==> flow/design.v <==
module band_scale(POT, audio, scaled, rst_n, clk);
input rst_n, clk;
input [11:0]POT;
input signed [15:0]audio;
output [15:0]scaled;
logic [23:0]potSq;
logic signed [12:0]signedPot; 
logic signed [28:0]FIRscaled; 
logic flagPos, flagNeg, upperZero, upperOnes;
logic [23:0] potSq_q1;
assign potSq = POT*POT;
always_ff @(posedge clk, negedge rst_n) begin
  if (!rst_n)
    potSq_q1 <= '0;
  else
    potSq_q1 <= potSq;
end
assign signedPot = {1'b0, potSq_q1[23:12]};
assign FIRscaled = signedPot * audio;
assign upperZero = !(FIRscaled[27] && FIRscaled[26] && FIRscaled[25]);
assign upperOnes = FIRscaled[27] || FIRscaled[26] || FIRscaled[25];
assign flagNeg = (FIRscaled[28] && upperZero);
assign flagPos = (!FIRscaled[28] && upperOnes);
assign scaled = flagNeg ? 16'h8000 :
		flagPos ? 16'h7FFF : 
		FIRscaled[25:10];
endmodule
module EQ_Engine(clk, rst_n, lft_lp_out, rght_lp_out, lft_b1_out, rght_b1_out, lft_b2_out, rght_b2_out, lft_b3_out, rght_b3_out, lft_hp_out, rght_hp_out, aud_out_lft, aud_out_rght, POT_LP, POT_B1, POT_B2, POT_B3, POT_HP, VOL_POT);
input clk, rst_n;
input [11:0] POT_LP, POT_B1, POT_B2, POT_B3, POT_HP, VOL_POT;
input signed [15:0] lft_lp_out, rght_lp_out, lft_b1_out, rght_b1_out, lft_b2_out, rght_b2_out, lft_b3_out, rght_b3_out, lft_hp_out, rght_hp_out;
output [15:0] aud_out_lft, aud_out_rght;
logic signed [15:0] scaled_lp_lft, scaled_b1_lft, scaled_b2_lft, scaled_b3_lft, scaled_hp_lft, scaled_lp_rght, scaled_b1_rght, scaled_b2_rght, scaled_b3_rght, scaled_hp_rght;
logic signed [15:0] scaled_lp_lft_ff, scaled_b1_lft_ff, scaled_b2_lft_ff, scaled_b3_lft_ff, scaled_hp_lft_ff, scaled_lp_rght_ff, scaled_b1_rght_ff, scaled_b2_rght_ff, scaled_b3_rght_ff, scaled_hp_rght_ff;
logic signed [15:0] band_scale_sum_lft_ff, band_scale_sum_rght_ff, band_scale_sum_rght, band_scale_sum_lft;
logic signed [28:0] aud_out_mult_lft, aud_out_mult_rght;
band_scale bsleftlp(.POT(POT_LP), .audio(lft_lp_out), .scaled(scaled_lp_lft_ff), .clk(clk), .rst_n(rst_n));
band_scale bsleftb1(.POT(POT_B1), .audio(lft_b1_out), .scaled(scaled_b1_lft_ff), .clk(clk), .rst_n(rst_n));
band_scale bsleftb2(.POT(POT_B2), .audio(lft_b2_out), .scaled(scaled_b2_lft_ff), .clk(clk), .rst_n(rst_n));
band_scale bsleftb3(.POT(POT_B3), .audio(lft_b3_out), .scaled(scaled_b3_lft_ff), .clk(clk), .rst_n(rst_n));
band_scale bslefthp(.POT(POT_HP), .audio(lft_hp_out), .scaled(scaled_hp_lft_ff), .clk(clk), .rst_n(rst_n));
assign band_scale_sum_lft_ff = (scaled_lp_lft + scaled_b1_lft + scaled_b2_lft + scaled_b3_lft + scaled_hp_lft);
assign aud_out_mult_lft = (band_scale_sum_lft * $signed({1'b0, VOL_POT}));
assign aud_out_lft = aud_out_mult_lft [27:12];
band_scale bsrightlp(.POT(POT_LP), .audio(rght_lp_out), .scaled(scaled_lp_rght_ff), .clk(clk), .rst_n(rst_n));
band_scale bsrightb1(.POT(POT_B1), .audio(rght_b1_out), .scaled(scaled_b1_rght_ff), .clk(clk), .rst_n(rst_n));
band_scale bsrightb2(.POT(POT_B2), .audio(rght_b2_out), .scaled(scaled_b2_rght_ff), .clk(clk), .rst_n(rst_n));
band_scale bsrightb3(.POT(POT_B3), .audio(rght_b3_out), .scaled(scaled_b3_rght_ff), .clk(clk), .rst_n(rst_n));
band_scale bsrighthp(.POT(POT_HP), .audio(rght_hp_out), .scaled(scaled_hp_rght_ff), .clk(clk), .rst_n(rst_n));
assign band_scale_sum_rght_ff = (scaled_lp_rght + scaled_b1_rght + scaled_b2_rght + scaled_b3_rght + scaled_hp_rght);
assign aud_out_mult_rght = (band_scale_sum_rght * $signed({1'b0, VOL_POT}));
assign aud_out_rght = aud_out_mult_rght [27:12];
always_ff @(posedge clk, negedge rst_n) begin
  if (!rst_n) begin
    scaled_lp_lft <= '0;
    scaled_b1_lft <= '0;
    scaled_b2_lft <= '0;
    scaled_b3_lft <= '0;
    scaled_hp_lft <= '0;
    scaled_lp_rght <= '0;
    scaled_b1_rght <= '0;
    scaled_b2_rght <= '0;
    scaled_b3_rght <= '0;
    scaled_hp_rght <= '0;
  end
  else begin
    scaled_lp_lft <= scaled_lp_lft_ff;
    scaled_b1_lft <= scaled_b1_lft_ff;
    scaled_b2_lft <= scaled_b2_lft_ff;
    scaled_b3_lft <= scaled_b3_lft_ff;
    scaled_hp_lft <= scaled_hp_lft_ff;
    scaled_lp_rght <= scaled_lp_rght_ff;
    scaled_b1_rght <= scaled_b1_rght_ff;
    scaled_b2_rght <= scaled_b2_rght_ff;
    scaled_b3_rght <= scaled_b3_rght_ff;
    scaled_hp_rght <= scaled_hp_rght_ff;
  end
end
always_ff @(posedge clk, negedge rst_n) begin
  if (!rst_n) begin
    band_scale_sum_lft <= '0;
    band_scale_sum_rght <= '0;
  end
  else begin
    band_scale_sum_lft <= band_scale_sum_lft_ff;
    band_scale_sum_rght <= band_scale_sum_rght_ff;
  end
end
endmodule
* Step by step through the tools: EQ_Engine
Tool output for the design above, in the order of the flow.
Lines are those of the file above, counted from 1.
Cell names lack the library's common part.
The mark n/a stands for no value.
- Design top :: EQ_Engine
- Clock input :: clk
- Library :: sky130hd
- Timing corner :: tt_025C_1v80

* Word-level counts
Counts by Yosys on the flattened word-level netlist (proc, flatten, opt, wreduce; memories kept). Register bits leave out memories and registers merged into their read ports (data or address); mux counts leave out enables and synchronous resets folded into registers. Print and check cells are left out. Cells with the same type and inputs are merged into one.
- Add/subtract/negate cells :: 8
- Reductions and logical operators :: 80
- Multiply operators :: 17
- Muxes and demuxes :: 20
** Operator list (number)
- multiplier 13 x 16 -> 29 bit :: 10
- multiplier 12 x 12 -> 24 bit :: 5
- multiplier 16 x 13 -> 28 bit :: 2
- two-way mux 16 bit :: 20
- adder 16 bit :: 8
- logical AND 1 bit :: 40
- logical OR 1 bit :: 20
- logical NOT 1 bit :: 20
- Output and inout port bits :: 32
- Register bits after elaboration :: 312
- Word-level cells :: 142

* Logic depth
Depth = most cells in a row (Yosys ltp): at word level without a register or memory, in the mapped netlist without a sequential cell, where the memories' decode and read muxes count.
- Depth after elaboration :: 6
- ABC_AREA :: 0
- Mapped depth :: 27

* Netlist
Source: synth_stat.txt of the flow (Yosys; design flattened, memories mapped). It holds for the ABC_AREA given above (unset counts as 0); a run with the other value may have another netlist.
Totals and module areas in this step are rounded.
- Flip-flop cells :: 252
- Buffer cells :: 481
- Standard cells after synthesis :: 12052
- Chip area (Yosys) :: 110000 um^2
** Cells by type
- fa_1 :: number 2591, area in all 5.19E+04 um^2
- ha_1 :: number 1062, area in all 1.33E+04 um^2
- inv_1 :: number 3311, area in all 1.24E+04 um^2
- and2_1 :: number 1377, area in all 8.61E+03 um^2
- dfrtp_1 :: number 252, area in all 6.31E+03 um^2
- nand2_1 :: number 1308, area in all 4.91E+03 um^2
- xnor2_1 :: number 262, area in all 2.29E+03 um^2
- clkbuf_1 :: number 473, area in all 1.78E+03 um^2
- o21a_1 :: number 145, area in all 1.09E+03 um^2
- a21oi_1 :: number 212, area in all 1.06E+03 um^2
- nor2_1 :: number 261, area in all 979.69 um^2
- xor2_1 :: number 103, area in all 902.115 um^2
- o21ai_0 :: number 98, area in all 490.47 um^2
- a21o_1 :: number 61, area in all 457.939 um^2
- nor3_1 :: number 74, area in all 370.355 um^2
- nor2b_1 :: number 57, area in all 356.592 um^2
- nand2b_1 :: number 32, area in all 200.192 um^2
- nand4_1 :: number 31, area in all 193.936 um^2
Not listed: further types 55, cells in them 342.
By module: a second synthesis without flattening, with its own total; a netlist apart from the flattened one above.
- Cell total of the unflattened synthesis :: 14599
- Area (unflattened synthesis) :: 134000 um^2
Rows give one instance, submodules left out.
** By module
- band_scale :: seq. area 300 um^2, cells 1261, area 11200 um^2, instances 10
- EQ_Engine :: seq. area 4800 um^2, cells 1989, area 21500 um^2, instances 1

* Worst setup path after synthesis
Source: OpenSTA report_checks on the synthesized netlist (no wires, ideal clock, input and output delay 20% of the period each), path of least setup slack; recovery checks are left aside. Register names are those of the netlist, which keeps one name where synthesis merged equal registers.
- Path kind :: input to output
- Start :: input VOL_POT[1]
- End :: output aud_out_rght[15]
- Period :: 12.0 ns
- Arrival time :: 8.031 ns
- Data required time :: 9.600 ns
- Setup slack :: 1.569 ns
- Input delay :: 2.400 ns
- Output delay :: 2.400 ns
- Path delay :: 5.631 ns
- Launch time at the first pin :: 2.400 ns
- Path buffers :: 2
- Driving pins on the path :: 22
- Synthesis period reached :: 10.431 ns
"path delay" = arrival - input delay + setup time.
At an output port there is no setup time.
"driving pins on the path": output pins that drive a net of the path, with the launching flip-flop's if there is one; two outputs of one cell count as two.
"synthesis period reached" is the clock period less the worst setup slack; recovery checks do not enter. This is arithmetic on one report: input and output delays are still those of the set period (20% each).
Between the ends stands the longest chain of elaborated cells between them, by number of cells; it is not shown to be the way that was timed. Of several equally long chains one is given.
A line is the first line of the expression or statement that the cell stems from. Yosys adds cells for indexed reads and writes and turns some case tables into memories.
- Cell sequence :: clkbuf_1 > clkbuf_1 > nand2_1 > fa_1 > inv_1 > fa_1 > fa_1 > inv_1 > fa_1 > inv_1 > fa_1 > ha_1 > nand4_1 > a2111oi_0 > nor3_1 > or4_1 > nand3_1 > o41ai_1 > o21ai_0 > o21a_1 > nor2_1 > xnor2_1
- Length of the longest elaborated chain :: 1
- Elaborated cells on any way between the ends :: 1
- Classes of those cells :: mul (1)
** Ends and longest elaborated chain, post-synthesis
- start: declaration :: RTL line 30 : input [11:0] POT_LP, POT_B1, POT_B2, POT_B3, POT_HP, VOL_POT;
- multiplier 16 x 13 -> 28 bit :: RTL line 51 : assign aud_out_mult_rght = (band_scale_sum_rght * $signed({1'b0, VOL_POT}));
- end: declaration :: RTL line 32 : output [15:0] aud_out_lft, aud_out_rght;

* Path in the finished layout
From the final timing report of stored run 1: the path of least setup slack in the routed layout; clock arrival at registers is part of the times.
- Path kind :: input to output
- Start :: input VOL_POT[5]
- End :: output aud_out_rght[15]
- Launch time at the first pin :: 1.93 ns
- Period :: 9.66 ns
- Setup slack :: -0.03 ns
- Data required time :: 7.73 ns
- Path buffers :: 5
- Output delay :: 1.93 ns
- Input delay :: 1.93 ns
- Arrival time :: 7.76 ns
- Driving pins on the path :: 25
Between the ends stands the longest chain of elaborated cells between them, by number of cells; it is not shown to be the way that was timed. Of several equally long chains one is given.
- Cell sequence :: buf_12 > clkbuf_16 > nand2_4 > fa_2 > inv_2 > fa_1 > inv_1 > fa_2 > inv_2 > fa_1 > fa_1 > ha_4 > o211ai_1 > buf_4 > a2111oi_4 > nor3_2 > or4_4 > nand3_4 > o41ai_4 > buf_4 > o21ai_4 > o21a_1 > nor2_4 > xnor2_4 > buf_2
- Length of the longest elaborated chain :: 1
- Elaborated cells on any way between the ends :: 1
- Classes of those cells :: mul (1)
** Ends and longest elaborated chain, after layout
- start: declaration :: RTL line 30 : input [11:0] POT_LP, POT_B1, POT_B2, POT_B3, POT_HP, VOL_POT;
- multiplier 16 x 13 -> 28 bit :: RTL line 51 : assign aud_out_mult_rght = (band_scale_sum_rght * $signed({1'b0, VOL_POT}));
- end: declaration :: RTL line 32 : output [15:0] aud_out_lft, aud_out_rght;

Lab notebook: EQ_Engine

Flow measurements of EQ_Engine on sky130hd: 4 stored runs with different settings, listed in no order. Input and output delays are each 20% of the period that was set; the output load is 0.01 pF.
"period achieved" means the clock period less the worst setup slack. The figure is calculated, with input and output delays left at 20% of the set period.
By "worst setup path time" is meant the share of the clock period that the worst setup path is allowed (20% is reserved at inputs, 20% at outputs), minus its slack. Clock arrival times at its registers enter into it.
Measured values are rounded.

* Stored run 1
** Files
==> flow/run.sh <==
#!/bin/bash
# the make line also repeats the synthesis and layout settings of config.mk as NAME=value (left out here)
make -C /OpenROAD-flow-scripts/flow DESIGN_CONFIG=/design/flow/config.mk WORK_HOME=/design/flow/orfs CLKGATE_MAP_FILE= finish
==> flow/config.mk <==
export PLATFORM = sky130hd
export DESIGN_NAME = EQ_Engine
export DESIGN_NICKNAME = EQ_Engine
export VERILOG_FILES = /design/flow/design.v
export SDC_FILE = /design/flow/constraint.sdc
export NUM_CORES = 4
export LEC_CHECK = 0
export CAP_MARGIN = 20
export CELL_PAD_IN_SITES_DETAIL_PLACEMENT = 0
export CELL_PAD_IN_SITES_GLOBAL_PLACEMENT = 0
export CORE_MARGIN = 2
export CORE_UTILIZATION = 48
export CTS_CLUSTER_DIAMETER = 241
export CTS_CLUSTER_SIZE = 60
export GPL_ROUTABILITY_DRIVEN = 0
export GPL_TIMING_DRIVEN = 0
export HOLD_SLACK_MARGIN = 0.01
export PLACE_DENSITY_LB_ADDON = 0.27
export SETUP_SLACK_MARGIN = 0.75
export SLEW_MARGIN = 5
==> flow/constraint.sdc <==
create_clock -name core_clock -period 9.66 [get_ports {clk}]
set_input_delay 1.9320 -clock core_clock [delete_from_list [all_inputs] [get_ports {clk}]]
set_output_delay 1.9320 -clock core_clock [all_outputs]
set_load 0.01 [all_outputs]
** Results
- Total negative slack on setup checks :: -0.040 ns
- Worst setup path time :: 5.83 ns
- Critical path kind :: input to output
- Standard-cell area of the final layout :: 119000 um^2
- Utilization after routing :: 0.522
- Worst slack on setup checks :: -0.033 ns
- Full die area :: 233000 um^2
- Chip area after synthesis (Yosys) :: 110000 um^2
- Period achieved :: 9.693 ns
- Lowest hold slack :: 0.516 ns

* Stored run 2
** Files
==> flow/run.sh <==
#!/bin/bash
# the make line also repeats the synthesis and layout settings of config.mk as NAME=value (left out here)
make -C /OpenROAD-flow-scripts/flow DESIGN_CONFIG=/design/flow/config.mk WORK_HOME=/design/flow/orfs CLKGATE_MAP_FILE= finish
==> flow/config.mk <==
export PLATFORM = sky130hd
export DESIGN_NAME = EQ_Engine
export DESIGN_NICKNAME = EQ_Engine
export VERILOG_FILES = /design/flow/design.v
export SDC_FILE = /design/flow/constraint.sdc
export NUM_CORES = 4
export LEC_CHECK = 0
export CAP_MARGIN = 20
export CELL_PAD_IN_SITES_DETAIL_PLACEMENT = 1
export CELL_PAD_IN_SITES_GLOBAL_PLACEMENT = 1
export CORE_ASPECT_RATIO = 0.99
export CORE_MARGIN = 2
export CORE_UTILIZATION = 45
export CTS_CLUSTER_DIAMETER = 179
export CTS_CLUSTER_SIZE = 26
export GPL_TIMING_DRIVEN = 0
export MIN_ROUTING_LAYER = met2
export PLACE_DENSITY = 0.6
export SLEW_MARGIN = 30
==> flow/constraint.sdc <==
create_clock -name core_clock -period 14.9 [get_ports {clk}]
set_input_delay 2.9800 -clock core_clock [delete_from_list [all_inputs] [get_ports {clk}]]
set_output_delay 2.9800 -clock core_clock [all_outputs]
set_load 0.01 [all_outputs]
** Results
- Chip area after synthesis (Yosys) :: 110000 um^2
- Worst setup path time :: 8.52 ns
- Critical path kind :: input to output
- Utilization after routing :: 0.484
- Full die area :: 249000 um^2
- Worst slack on setup checks :: 0.419 ns
- Period achieved :: 14.481 ns
- Standard-cell area of the final layout :: 118000 um^2
- Lowest hold slack :: 0.579 ns
- Total negative slack on setup checks :: 0.000 ns

* Stored run 3
** Files
==> flow/run.sh <==
#!/bin/bash
# the make line also repeats the synthesis and layout settings of config.mk as NAME=value (left out here)
make -C /OpenROAD-flow-scripts/flow DESIGN_CONFIG=/design/flow/config.mk WORK_HOME=/design/flow/orfs CLKGATE_MAP_FILE= finish
==> flow/config.mk <==
export PLATFORM = sky130hd
export DESIGN_NAME = EQ_Engine
export DESIGN_NICKNAME = EQ_Engine
export VERILOG_FILES = /design/flow/design.v
export SDC_FILE = /design/flow/constraint.sdc
export NUM_CORES = 4
export LEC_CHECK = 0
export CAP_MARGIN = 20
export CELL_PAD_IN_SITES_DETAIL_PLACEMENT = 1
export CELL_PAD_IN_SITES_GLOBAL_PLACEMENT = 1
export CORE_ASPECT_RATIO = 0.99
export CORE_MARGIN = 2
export CORE_UTILIZATION = 45
export CTS_CLUSTER_DIAMETER = 212
export CTS_CLUSTER_SIZE = 26
export GPL_TIMING_DRIVEN = 0
export PLACE_DENSITY = 0.6
export SLEW_MARGIN = 30
==> flow/constraint.sdc <==
create_clock -name core_clock -period 14.9 [get_ports {clk}]
set_input_delay 2.9800 -clock core_clock [delete_from_list [all_inputs] [get_ports {clk}]]
set_output_delay 2.9800 -clock core_clock [all_outputs]
set_load 0.01 [all_outputs]
** Results
- Worst setup path time :: 8.33 ns
- Critical path kind :: input to output
- Full die area :: 249000 um^2
- Utilization after routing :: 0.483
- Standard-cell area of the final layout :: 118000 um^2
- Total negative slack on setup checks :: 0.000 ns
- Period achieved :: 14.290 ns
- Chip area after synthesis (Yosys) :: 110000 um^2
- Lowest hold slack :: 0.531 ns
- Worst slack on setup checks :: 0.610 ns

* Stored run 4
** Files
==> flow/run.sh <==
#!/bin/bash
# the make line also repeats the synthesis and layout settings of config.mk as NAME=value (left out here)
make -C /OpenROAD-flow-scripts/flow DESIGN_CONFIG=/design/flow/config.mk WORK_HOME=/design/flow/orfs CLKGATE_MAP_FILE= finish
==> flow/config.mk <==
export PLATFORM = sky130hd
export DESIGN_NAME = EQ_Engine
export DESIGN_NICKNAME = EQ_Engine
export VERILOG_FILES = /design/flow/design.v
export SDC_FILE = /design/flow/constraint.sdc
export NUM_CORES = 4
export LEC_CHECK = 0
export CAP_MARGIN = 20
export CELL_PAD_IN_SITES_DETAIL_PLACEMENT = 1
export CELL_PAD_IN_SITES_GLOBAL_PLACEMENT = 1
export CORE_ASPECT_RATIO = 0.99
export CORE_MARGIN = 2
export CORE_UTILIZATION = 45
export CTS_CLUSTER_DIAMETER = 179
export CTS_CLUSTER_SIZE = 13
export GPL_TIMING_DRIVEN = 0
export MIN_ROUTING_LAYER = met2
export PLACE_DENSITY = 0.6
export SLEW_MARGIN = 30
==> flow/constraint.sdc <==
create_clock -name core_clock -period 14.9 [get_ports {clk}]
set_input_delay 2.9800 -clock core_clock [delete_from_list [all_inputs] [get_ports {clk}]]
set_output_delay 2.9800 -clock core_clock [all_outputs]
set_load 0.01 [all_outputs]
** Results
- Standard-cell area of the final layout :: 118000 um^2
- Lowest hold slack :: 0.572 ns
- Total negative slack on setup checks :: 0.000 ns
- Chip area after synthesis (Yosys) :: 110000 um^2
- Period achieved :: 14.425 ns
- Worst slack on setup checks :: 0.475 ns
- Full die area :: 249000 um^2
- Worst setup path time :: 8.46 ns
- Critical path kind :: input to output
- Utilization after routing :: 0.484
